==> flow/design.v <==
module copyEngine  #(
    parameter DATA_WIDTH       = 64,
    parameter ADDR_WIDTH       = 32,
    parameter LEN              = 16,
    parameter FULL_WORD_SIZE   = DATA_WIDTH / 8
) (
    input                             rstn,
    input                             clk,
    input                             src_dw_sel_i, 
    input                             dst_dw_sel_i, 
    input                             copy_i,
    input                             set_i,
    input        [7:0]                setVal_i,
    input                             flush_i,
    input        [LEN-1:0]            len_i,
    input        [ADDR_WIDTH-1:0]     src_i,
    input        [ADDR_WIDTH-1:0]     dst_i,
    output logic                      done_o,
    output logic                      mem_re_r,
    output logic [ADDR_WIDTH-1:0]     mem_rad_r,
    input                             mem_rreq_rdy,
    input        [DATA_WIDTH-1:0]     mem_rdat,
    input                             mem_rdat_rdy,
    output logic [FULL_WORD_SIZE-1:0] mem_bwe_r,
    output logic [ADDR_WIDTH-1:0]     mem_wad_r,
    output logic [DATA_WIDTH-1:0]     mem_wdat_r,
    input                             mem_wreq_rdy,
    output logic                      flush_r,
    output logic [ADDR_WIDTH-1:0]     cmd_adr_r,
    input                             cmd_rdy
);
    localparam int WORD_SIZE = FULL_WORD_SIZE / 2;
    localparam int RD_FIFO_DW = 32;
    localparam int RD_FIFO_AW = 4;
    localparam int BYTE_SHIFT = $clog2(FULL_WORD_SIZE);
    localparam int LOG_BYTE_SHIFT = $clog2(BYTE_SHIFT);
    localparam int ALIGN_BUF_SIZE = 2*RD_FIFO_DW;
    localparam int ALIGN_BUF_SIZE_BYTES = ALIGN_BUF_SIZE / 8;
    localparam int LOG_ALIGN_BUF_SIZE = $clog2(ALIGN_BUF_SIZE);
    localparam int LOG_ALIGN_BUF_SIZE_BYTES = $clog2(ALIGN_BUF_SIZE_BYTES);
    localparam int FULL_WRITE_MASK = {FULL_WORD_SIZE {1'b1}};
    localparam int WRITE_MASK = {WORD_SIZE {1'b1}};
    localparam int WRITE_FIRST=0;
    localparam int WRITE_MIDDLE=1;
    localparam int WRITE_LAST=2;
    localparam int WRITE_SKIP=3;  
    logic [BYTE_SHIFT-1:0]              srcShift, srcShift_r;
    logic [BYTE_SHIFT-1:0]              dstShift, dstShift_r;
    logic [BYTE_SHIFT:0]                readNum;
    logic [BYTE_SHIFT:0]                writeNum;
    logic [LOG_ALIGN_BUF_SIZE_BYTES:0]  readNum_s1;
    logic                               cmdBusy, cmdBusy_r;
    logic                               flush;
    logic [ADDR_WIDTH-1:0]              cmd_adr;
    logic                               rdBusy, rdBusy_r, wrBusy, wrBusy_r;
    logic [LEN-1:0]                     rdCnt, rdCnt_r, wrCnt, wrCnt_r;
    logic [ADDR_WIDTH-1:0]              srcPtr, srcPtr_r, dstPtr, dstPtr_r;
    logic [ALIGN_BUF_SIZE-1:0]          alignBuf_r, alignBuf;
    logic                               memset_run, memset_run_r;
    logic [7:0]                         memset_val, memset_val_r;
    logic                               rstall, wstall;
    logic                               firstRead_req, firstRead_req_r, firstRead_vld, firstRead_vld_r;
    logic                               firstWrite, firstWrite_r;
    logic [1:0]                         writeCase;
    logic [LOG_ALIGN_BUF_SIZE_BYTES:0]  bufNum, bufNum_r;
    logic [FULL_WORD_SIZE-1:0]          mem_bwe, bwe;
    logic [ADDR_WIDTH-1:0]              mem_wad;
    logic [DATA_WIDTH-1:0]              mem_wdat;
    logic                               mem_re;
    logic [ADDR_WIDTH-1:0]              mem_rad;
    logic                               rdfifo_reserve;
    logic                               rdfifo_we;
    logic                               rdfifo_re;
    logic [RD_FIFO_DW-1:0]              rdfifo_wdat;
    logic [RD_FIFO_DW-1:0]              rdfifo_rdat;
    logic                               rdfifo_rrdy;
    logic                               rdfifo_wrdy;
    logic                               almost_full;
    logic                               src_dw_sel, src_dw_sel_r; 
    logic                               dst_dw_sel, dst_dw_sel_r; 
    logic [LOG_BYTE_SHIFT:0]            src_word_size, src_word_size_r;
    logic [LOG_BYTE_SHIFT:0]            dst_word_size, dst_word_size_r;
    assign rdfifo_wdat =  src_dw_sel_r ? {mem_rdat[55:48], mem_rdat[39:32], mem_rdat[23:16], mem_rdat[7:0]} : mem_rdat[31:0];
    reserve_fifo #(
        .DW     (RD_FIFO_DW),
        .AW     (RD_FIFO_AW)
    ) rdfifo (
        .rstn            (rstn),
        .clk             (clk),
        .rd_en           (rdfifo_re),
        .reserve_en      (rdfifo_reserve),
        .dout            (rdfifo_rdat),
        .wr_en           (rdfifo_we),
        .din             (rdfifo_wdat),
        .wrdy            (rdfifo_wrdy),
        .rrdy            (rdfifo_rrdy)
    );
    always @(posedge clk or negedge rstn) begin
        if (~rstn) begin
            alignBuf_r <= 0;
            mem_re_r <= 0;
            mem_rad_r <= 0;
            mem_bwe_r <= 0;
            mem_wad_r <= 0;
            mem_wdat_r <= 0;
            {memset_run_r, memset_val_r, rdCnt_r, wrCnt_r, rdBusy_r, wrBusy_r, alignBuf_r, bufNum_r, srcShift_r, dstShift_r,
            firstWrite_r, firstRead_req_r, firstRead_vld_r, srcPtr_r, dstPtr_r, src_dw_sel_r,
            dst_dw_sel_r} <= 0;
            flush_r <= 0;
            cmd_adr_r <= 0;
            cmdBusy_r <= 0;
        end
        else begin
            alignBuf_r <= alignBuf;
            mem_re_r <= mem_re;
            mem_rad_r <= mem_rad;
            mem_bwe_r <= mem_bwe;
            mem_wad_r <= mem_wad;
            mem_wdat_r <= mem_wdat;
            {memset_run_r, memset_val_r, rdCnt_r, wrCnt_r, rdBusy_r, wrBusy_r, alignBuf_r, bufNum_r, srcShift_r, dstShift_r,  firstWrite_r, firstRead_req_r, firstRead_vld_r, srcPtr_r, dstPtr_r, src_dw_sel_r, dst_dw_sel_r} <=
                {memset_run, memset_val, rdCnt, wrCnt, rdBusy, wrBusy, alignBuf, bufNum, srcShift, dstShift, firstWrite, firstRead_req, firstRead_vld, srcPtr, dstPtr, src_dw_sel, dst_dw_sel};
            flush_r <= flush;
            cmd_adr_r <= cmd_adr;
            cmdBusy_r <= cmdBusy;
        end
    end
    always @(*) begin
        {memset_run, memset_val, rdCnt, wrCnt, rdBusy, wrBusy, alignBuf, bufNum, srcShift, dstShift, firstWrite, firstRead_req, firstRead_vld, srcPtr, dstPtr, src_dw_sel, dst_dw_sel}=
            {memset_run_r, memset_val_r, rdCnt_r, wrCnt_r, rdBusy_r, wrBusy_r, alignBuf_r, bufNum_r, srcShift_r, dstShift_r, firstWrite_r, firstRead_req_r, firstRead_vld_r, srcPtr_r, dstPtr_r, src_dw_sel_r, dst_dw_sel_r} ;
        {writeNum, rdfifo_re, bwe} = 0;
        writeCase = WRITE_SKIP;  
        cmdBusy = cmdBusy_r;
        cmd_adr = cmd_adr_r;
        flush = flush_r;
        if (~rdBusy_r && ~wrBusy_r && ~cmdBusy_r && (mem_bwe_r==0) && (copy_i || set_i || flush_i)) begin  
            srcShift = src_dw_sel_i ? (src_i & 7) : (src_i & 3);
            dstShift = dst_dw_sel_i ? (dst_i & 7) : (dst_i & 3);
            srcPtr = src_i;
            dstPtr = dst_i;
            rdCnt = len_i;
            wrCnt = len_i;
            firstRead_req = 1;
            firstRead_vld = 1;
            firstWrite = 1;
            rdBusy = copy_i;
            wrBusy = (copy_i || set_i);
            memset_run = set_i & ~copy_i;
            memset_val = setVal_i;
            src_dw_sel = src_dw_sel_i;
            dst_dw_sel = dst_dw_sel_i;
            cmdBusy = flush_i;
            cmd_adr = dst_i;
            flush = flush_i;
        end
        if (flush_r && cmd_rdy) begin
            cmdBusy = 0;
            cmd_adr = 0;
            flush = 0;
        end
            if(firstWrite_r==1) begin  
                if (dst_dw_sel_r) begin 
                    writeNum = (((FULL_WORD_SIZE-dstShift_r) / 2) > wrCnt_r) ? (wrCnt_r*2) : (FULL_WORD_SIZE-dstShift_r); 
                    writeCase = ((wrCnt_r <= WORD_SIZE) && ((writeNum/2)==wrCnt_r)) ? WRITE_LAST : WRITE_FIRST;
                end
                else begin
                    writeNum = ((WORD_SIZE-dstShift_r) > wrCnt_r) ? wrCnt_r : (WORD_SIZE-dstShift_r); 
                    writeCase = ((wrCnt_r <= WORD_SIZE) && (writeNum==wrCnt_r)) ? WRITE_LAST : WRITE_FIRST;
                end
                for (int b=0; b<FULL_WORD_SIZE; b++) begin
                    if (b < writeNum) bwe[dstShift_r + b] = 1;
                end
            end
            else if((wrCnt_r<=WORD_SIZE) && wrBusy_r) begin  
                bwe = shift_right_mask(WORD_SIZE-wrCnt_r, dst_dw_sel_r);          
                writeNum = dst_dw_sel_r ? (wrCnt_r*2) : wrCnt_r;
                writeCase = WRITE_LAST;
            end
            else begin
                bwe = dst_dw_sel_r ? {FULL_WORD_SIZE {1'b1}} : {WORD_SIZE {1'b1}};
                writeNum = dst_dw_sel_r ? FULL_WORD_SIZE : WORD_SIZE;
                writeCase = WRITE_MIDDLE;
            end
        rstall = (mem_rreq_rdy && rdBusy_r && rdfifo_wrdy) ? 0 : 1;
        wstall = (mem_wreq_rdy && wrBusy_r && (((bufNum_r>=writeNum && ~dst_dw_sel_r)) || (bufNum_r>=(writeNum/2) && dst_dw_sel_r))) ? 0 : 1;
        readNum = (firstRead_req_r && src_dw_sel_r) ? (FULL_WORD_SIZE - srcShift_r)/2 :
                  (firstRead_req_r && ~src_dw_sel_r) ? (WORD_SIZE - srcShift_r) :
                                                        WORD_SIZE;          
        mem_re = mem_re_r;
        mem_rad = mem_rad_r;
        if (~rstall) begin
            firstRead_req = 0;
            rdCnt = (rdCnt_r >= readNum) ? (rdCnt_r - readNum) : 0;
            rdBusy = (rdCnt==0) ? 0 : 1;
            srcPtr = srcPtr_r + (src_dw_sel_r ? readNum*2 : readNum);
            mem_re = 1;
            mem_rad = src_dw_sel_r ? (srcPtr_r >> BYTE_SHIFT) : (srcPtr_r >> (BYTE_SHIFT-1));
        end
        else if (mem_rreq_rdy) begin
            mem_re = 0;
        end
        rdfifo_reserve = mem_rreq_rdy & mem_re_r;
        rdfifo_we = mem_rdat_rdy; 
            if(~wstall) begin
                if (writeCase==WRITE_LAST) begin
                    bufNum = 0;
                    alignBuf = 0;
                end
                else if (dst_dw_sel) begin
                    bufNum -= (writeNum / 2);                  
                    alignBuf >>= (writeNum*4);          
                end
                else begin
                    bufNum -= writeNum;                  
                    alignBuf >>= (writeNum*8);          
                end
            end
            else begin
                bwe=0; writeCase=WRITE_SKIP; writeNum=0;  
            end
        readNum_s1 = (firstRead_vld_r && src_dw_sel_r) ? (FULL_WORD_SIZE - srcShift_r)/2 :
                    (firstRead_vld_r && ~src_dw_sel_r) ? (WORD_SIZE - srcShift_r) :
                                                         WORD_SIZE;          
        if(rdfifo_rrdy && ((bufNum+readNum_s1)<ALIGN_BUF_SIZE_BYTES) && ~memset_run_r) begin
            rdfifo_re = 1;
            firstRead_vld = 0;
            if(firstRead_vld_r && src_dw_sel_r) begin
                alignBuf |= (rdfifo_rdat >> (srcShift_r*4));
            end
            else if (firstRead_vld_r) begin
                alignBuf |= (rdfifo_rdat >> (srcShift_r*8));
            end
            else begin  
                alignBuf |= (rdfifo_rdat << (bufNum*8));      
            end
            bufNum += readNum_s1;  
        end
        else if ((bufNum<ALIGN_BUF_SIZE_BYTES) && memset_run_r && (writeCase!=WRITE_LAST)) begin
            alignBuf = {ALIGN_BUF_SIZE_BYTES {memset_val_r}};
            bufNum += (((ALIGN_BUF_SIZE_BYTES - bufNum) > wrCnt_r) ? wrCnt_r : (ALIGN_BUF_SIZE_BYTES - bufNum));
        end
        mem_bwe = mem_bwe_r;
        mem_wad = mem_wad_r;
        mem_wdat = mem_wdat_r;
        if (~wstall) begin
            firstWrite = 0;
            if (dst_dw_sel_r) begin
                dstPtr = dstPtr_r + writeNum;
                dstShift = (dstPtr & 7);
                mem_bwe = bwe;
                mem_wad = dstPtr_r >> BYTE_SHIFT;
                wrCnt = wrCnt_r - writeNum/2;
                if (firstWrite_r) begin
                    mem_wdat = shift_left(alignBuf_r[31:0], dstShift_r, dst_dw_sel_r); 
                end
                else begin
                    mem_wdat = {8'b0, alignBuf_r[31:24], 8'b0, alignBuf_r[23:16], 8'b0, alignBuf_r[15:8], 8'b0, alignBuf_r[7:0]};
                end
            end
            else begin
                dstPtr = dstPtr_r + writeNum;
                dstShift = (dstPtr & 3);
                mem_bwe = bwe;
                mem_wad = dstPtr_r >> (BYTE_SHIFT - 1);
                wrCnt = wrCnt_r - writeNum;
                if (firstWrite_r) begin
                    mem_wdat = shift_left(alignBuf_r[31:0], dstShift_r, dst_dw_sel_r); 
                end
                else begin
                    mem_wdat = alignBuf_r[31:0];
                end
            end
            if(writeCase==WRITE_LAST) begin
                wrBusy = 0;
                memset_run = 0;
            end
        end
        else if (mem_wreq_rdy) begin
            mem_bwe = 0;
        end
        done_o = ~rdBusy_r && ~wrBusy_r && (mem_bwe_r==0) && ~cmdBusy_r;
    end
function [DATA_WIDTH-1:0] shift_left;
    input [31:0]           dat;
    input [BYTE_SHIFT-1:0] shift;
    input                  dw_sel;
    if (dw_sel) begin
        shift_left = 0;
        for (int i=0; i<FULL_WORD_SIZE; i++) begin
            if ((i&1)==0) begin
                shift_left[(i + shift)*8 +: 8] = dat[i*8/2 +: 8];
            end
        end
    end
    else begin
        shift_left = (dat << (8*shift)) & ({{32{1'b0}}, {32{1'b1}}});
    end
endfunction
function [FULL_WORD_SIZE-1:0] shift_right_mask;
    input [BYTE_SHIFT-1:0] shift;
    input                  dw_sel;
    shift_right_mask = dw_sel ? (FULL_WRITE_MASK>>(shift*2)) : (WRITE_MASK>>shift);
endfunction
endmodule
module reserve_fifo#(
    parameter DW = 32,
    parameter AW = 1
)(
    input                   rstn,
    input                   clk,
    input                   reserve_en,
    input                   wr_en,
    input        [DW-1:0]   din,
    input                   rd_en,
    output logic [DW-1:0]   dout,
    output logic            wrdy,
    output logic            rrdy
);
    localparam DEPTH = (1 << AW);
    reg [DW-1:0]   mem[DEPTH];
    logic [AW-1:0] wptr, wptr_r;
    logic [AW-1:0] rptr, rptr_r;
    logic [AW:0]   num, num_r, reserveNum, reserveNum_r;
    logic          we;
    logic vrdy;
    always @(posedge clk or negedge rstn) begin
        if (~rstn) begin
            wptr_r <= 0;
            rptr_r <= 0;
            num_r <= 0;
            reserveNum_r<=0;
        end
        else begin
            wptr_r <= wptr;
            rptr_r <= rptr;
            num_r <= num;
            reserveNum_r<=reserveNum;
        end
    end
    always @(*) begin
        wrdy = (reserveNum_r < (DEPTH-1));
        rrdy = (num_r!=0);
        wptr = wptr_r;
        rptr = rptr_r;
        reserveNum = (reserveNum_r + reserve_en - rd_en);
        num        = num_r        + wr_en      - rd_en;
        we = 0;
        if (wr_en) begin
            wptr = wptr_r + 1;
            we = 1;
        end
        if (rd_en) begin
            rptr = rptr_r + 1;
        end
    end
    always @(posedge clk) begin
        if (we) begin
            mem[wptr_r] <= din;
        end
    end
    assign dout = mem[rptr_r];
endmodule
# ---- Tool chain data of copyEngine
# The steps from the RTL of copyEngine to its reports follow in flow order.
# Lines are those of the file above, counted from 1.
# Operators carry their Yosys type and port widths (W data, S select, Z words).
# Library cell names are shortened.
# Not given: --
dict set report setup {
  top {copyEngine}
  clock {clk}
  library {sky130hd}
  pvt_corner {tt_025C_1v80}
}

# ---- Elaborated design
# Yosys after proc, flatten, opt, wreduce and memory -nomap, before mapping. Memory bits, and registers merged into a memory's read port (data or address), are not among the register bits. Print and check cells are not counted.
# Memory sizes are those after Yosys's memory passes, which may raise the word count (mostly to a power of two), join words into wider ones and drop unused or constant bits.
dict set report op_classes {
  n_addsub 32
  n_mul 0
  div_mod_pow 0
  cmp 18
  n_eq 86
  shifts 8
  n_mux 183
  logic 12
  n_reduce_logical 43
}
# cell n
set ops {}
lappend ops {{$mux W64} 10}
lappend ops {{$mux W8} 48}
lappend ops {{$logic_not A32 Y1} 11}
lappend ops {{$mux W32} 8}
lappend ops {{$or A64 B64 Y64} 3}
lappend ops {{$eq A4 B3 Y1 const B} 40}
lappend ops {{$eq A4 B2 Y1 const B} 20}
lappend ops {{$mux W16} 5}
lappend ops {{$mux W1} 79}
lappend ops {{$mux W4} 19}
lappend ops {{$gt A32 B16 Y1} 2}
lappend ops {{$shr A32 B5 Y64} 1}
lappend ops {{$shr A32 B6 Y64} 1}
lappend ops {{$shl A32 B7 Y64} 1}
lappend ops {{$shr A64 B6 Y64} 1}
lappend ops {{$shr A64 B7 Y64} 1}
lappend ops {{$mux W30} 2}
lappend ops {{$eq A4 B1 Y1 const B} 10}
lappend ops {{$sub A16 B4 Y16} 2}
lappend ops {{$add A32 B4 Y32} 1}
lappend ops {{$add A32 B5 Y32} 1}
lappend ops {{$shl A32 B6 Y32} 1}
lappend ops {{$shr A5 B3 Y32 const A} 1}
lappend ops {{$shr A9 B4 Y32 const A} 1}
lappend ops {{$gt A31 B16 Y1} 1}
lappend ops {{$logic_and A1 B1 Y1} 24}
lappend ops {{$sub A16 B3 Y16} 1}
lappend ops {{$le A16 B3 Y1 const B} 1}
# Not listed: further kinds 41, cells in them 86.
dict set report bits {
  register_bits 374
  latch_bits 0
  mem_bits_rw 512
  mem_bits_ro 64
  clocked_rd_ports_x_width 0
  mem_count 2
  inputBits 163
  output_inout_bits 171
  word_cells 412
}
# name words word_bits rd wr line
set memory_table {}
lappend memory_table {rdfifo.mem 16 32 1 1 319} ;# reg [DW-1:0]   mem[DEPTH];
lappend memory_table {{(no name shown)} 8 8 1 0 170} ;# if (b < writeNum) bwe[dstShift_r + b] = 1;

# ---- Depth
# Yosys ltp: most cells in a row. Word level: on the elaborated netlist, between registers, memories and ports. Mapped: between sequential cells and ports; inverters and the memories' decode and read muxes count.
dict set report logic_depth {
  depth_word 24
  abc_area 0
  depth_mapped 46
  ltp_nobuf 43
}

# ---- After synthesis
# The flow's flattened synthesis, as Yosys stat reports it; memories are mapped. The netlist is that of the ABC_AREA named above (0 if unset); the other value can give another one.
# Totals and module areas in this step are rounded.
dict set report synth_totals {
  stdcells 4080
  synth_area_um2 46780
  seqArea_um2 24580
  ff_cells 880
  buf_cells 312
}
# cell_type n area_total_um2
set types {}
lappend types {edfxtp_1 512 1.54E+04}
lappend types {dfrtp_1 368 9.21E+03}
lappend types {mux4_2 160 3.6E+03}
lappend types {nand2_1 507 1.9E+03}
lappend types {mux2i_1 188 1.88E+03}
lappend types {o21ai_0 248 1241.19}
lappend types {a21oi_1 239 1.2E+03}
lappend types {nor2_1 311 1167.37}
lappend types {ha_1 88 1.1E+03}
lappend types {clkbuf_1 232 870.835}
lappend types {mux2_2 63 709.43}
lappend types {a221oi_1 58 507.987}
lappend types {a22oi_1 64 480.461}
lappend types {nand3_1 81 405.389}
lappend types {a222oi_1 38 380.365}
lappend types {o22ai_1 50 312.8}
lappend types {inv_1 77 289.027}
lappend types {and3_1 45 281.52}
# Other cell types: 93; their cells: 751.
# By module: a second synthesis without flattening, with its own total; a netlist apart from the flattened one above.
dict set report unflattened {
  hier_cells 4177
  area_unflattened_um2 46920
}
# Each row is one instance without its submodules.
# module n_inst cells area_um2 mod_seq_area_um2
set by_module {}
lappend by_module {copyEngine 1 3278 26690 8758}
lappend by_module {reserve_fifo 1 899 20230 15830}

# ---- Worst setup path after synthesis
# Source: OpenSTA report_checks on the synthesized netlist (no wires, ideal clock, input and output delay 20% of the period each), path of least setup slack; recovery checks are left aside. Register names are those of the netlist, which keeps one name where synthesis merged equal registers.
dict set report synth_timing {
  path_type {register to register}
  from {reg (name not given)}
  to {reg bufNum_r[2]}
  tclk_ns 10.0
  setup_time_ns 0.139
  arrival_time_ns 9.484
  t_required_ns 9.861
  path_slack_ns 0.377
  path_delay_ns 9.623
  driving_pins 46
  path_buffers 4
  synth_period_reached_ns 9.623
}
# "path_delay_ns" is the arrival time less input delay plus setup time.
# "driving_pins": output pins that drive a net of the path, with the launching flip-flop's if there is one; two outputs of one cell count as two.
# "synth_period_reached_ns" = period - worst setup slack (recovery checks aside). The figure is calculated, with input and output delays left at 20% of the set period.
dict set report synth_via {
  path_cell_list {dfrtp_1 > buf_2 > inv_1 > ha_1 > ha_1 > clkbuf_1 > inv_1 > ha_1 > a21oi_1 > o21a_1 > and2b_1 > o21a_1 > o21a_1 > o211a_2 > a31oi_2 > inv_1 > ha_1 > fa_1 > (+10 left out) > ha_1 > a21o_1 > a21o_1 > a21oi_1 > nor2b_1 > o21ai_0 > nand2b_1 > a211o_1 > a21oi_1 > o21bai_1 > a21oi_1 > ha_1 > inv_1 > fa_1 > xor2_1 > nor2_1 > a211oi_1 > a21oi_1}
}
# element line
set synth_lines {}
lappend synth_lines {{end, declared} 65} ;# logic [LOG_ALIGN_BUF_SIZE_BYTES:0]  bufNum, bufNum_r;
# No chain of elaborated cells between the ends is given.

# ---- Path in the finished layout
# From the final timing report of record 1: the path of least setup slack in the routed layout; clock arrival at registers is part of the times.
dict set report layout_timing {
  path_type {register to register}
  from {reg (name not given)}
  to {reg bufNum_r[2]}
  tclk_ns 11.5
  setup_time_ns 0.13
  arrival_time_ns 10.97
  t_required_ns 12.15
  path_slack_ns 1.18
  driving_pins 44
  path_buffers 2
}
dict set report layout_via {
  path_cell_list {dfrtp_1 > buf_4 > inv_1 > ha_1 > ha_1 > inv_1 > ha_1 > a21oi_1 > o21a_1 > and2b_1 > o21a_1 > o21a_1 > o211a_2 > a31oi_2 > inv_1 > ha_1 > fa_1 > a21boi_0 > (+8 left out) > ha_1 > a21o_1 > a21o_1 > a21oi_1 > nor2b_1 > o21ai_0 > nand2b_1 > a211o_1 > a21oi_1 > o21bai_1 > a21oi_1 > ha_1 > inv_1 > fa_1 > xor2_1 > nor2_1 > a211oi_1 > a21oi_1}
}
# element line
set layout_lines {}
lappend layout_lines {{end, declared} 65} ;# logic [LOG_ALIGN_BUF_SIZE_BYTES:0]  bufNum, bufNum_r;
# No chain of elaborated cells between the ends is given.

==> runs of copyEngine <==
Module copyEngine, platform sky130hd: 2 stored runs of the flow (Yosys, OpenROAD) with differing settings, in no particular order. Input and output delays are each 20% of the period that was set; the output load is 0.01 pF.
"clock_period_reached_ns": clock period set for the run, less the worst setup slack. It is reckoned from that one timing run; input and output delays stay at 20% of the period that was set.
The results are shown rounded.

# record 1
==> flow/run.sh <==
#!/bin/bash
# the make line also repeats the synthesis and layout settings of config.mk as NAME=value (left out here)
make -C /OpenROAD-flow-scripts/flow DESIGN_CONFIG=/design/flow/config.mk WORK_HOME=/design/flow/orfs CLKGATE_MAP_FILE= finish
==> flow/config.mk <==
export PLATFORM = sky130hd
export DESIGN_NAME = copyEngine
export DESIGN_NICKNAME = copyEngine
export VERILOG_FILES = /design/flow/design.v
export SDC_FILE = /design/flow/constraint.sdc
export NUM_CORES = 4
export LEC_CHECK = 0
export ABC_AREA = 0
export CAP_MARGIN = 30
export CELL_PAD_IN_SITES_DETAIL_PLACEMENT = 1
export CELL_PAD_IN_SITES_GLOBAL_PLACEMENT = 2
export CORE_ASPECT_RATIO = 1.4
export CORE_MARGIN = 9
export CORE_UTILIZATION = 19
export CTS_CLUSTER_DIAMETER = 36
export CTS_CLUSTER_SIZE = 52
export MAX_ROUTING_LAYER = met5
export MIN_ROUTING_LAYER = met1
export SLEW_MARGIN = 20
==> flow/constraint.sdc <==
create_clock -name core_clock -period 11.5 [get_ports {clk}]
set_input_delay 2.3000 -clock core_clock [delete_from_list [all_inputs] [get_ports {clk}]]
set_output_delay 2.3000 -clock core_clock [all_outputs]
set_load 0.01 [all_outputs]

==> record 1: results <==
fin_ws_ns=1.181
clock_period_reached_ns=10.319
yosys.chip_area_um2=46780
fin_util_pct=24.5
dieArea_um2=264600
stdcell_area_um2=60070

# record 2
==> flow/run.sh <==
#!/bin/bash
# the make line also repeats the synthesis and layout settings of config.mk as NAME=value (left out here)
make -C /OpenROAD-flow-scripts/flow DESIGN_CONFIG=/design/flow/config.mk WORK_HOME=/design/flow/orfs CLKGATE_MAP_FILE= finish
==> flow/config.mk <==
export PLATFORM = sky130hd
export DESIGN_NAME = copyEngine
export DESIGN_NICKNAME = copyEngine
export VERILOG_FILES = /design/flow/design.v
export SDC_FILE = /design/flow/constraint.sdc
export NUM_CORES = 4
export LEC_CHECK = 0
export CAP_MARGIN = 10
export CELL_PAD_IN_SITES_DETAIL_PLACEMENT = 1
export CELL_PAD_IN_SITES_GLOBAL_PLACEMENT = 2
export CORE_MARGIN = 2
export CORE_UTILIZATION = 25
export CTS_CLUSTER_SIZE = 51
export GPL_TIMING_DRIVEN = 1
export PLACE_DENSITY = 0.63
export SLEW_MARGIN = 35
export TNS_END_PERCENT = 40
==> flow/constraint.sdc <==
create_clock -name core_clock -period 6.55 [get_ports {clk}]
set_input_delay 1.3100 -clock core_clock [delete_from_list [all_inputs] [get_ports {clk}]]
set_output_delay 1.3100 -clock core_clock [all_outputs]
set_load 0.01 [all_outputs]

==> record 2: results <==
fin_ws_ns=-0.760
clock_period_reached_ns=7.310
yosys.chip_area_um2=46780
fin_util_pct=32.6
dieArea_um2=190600
stdcell_area_um2=60460
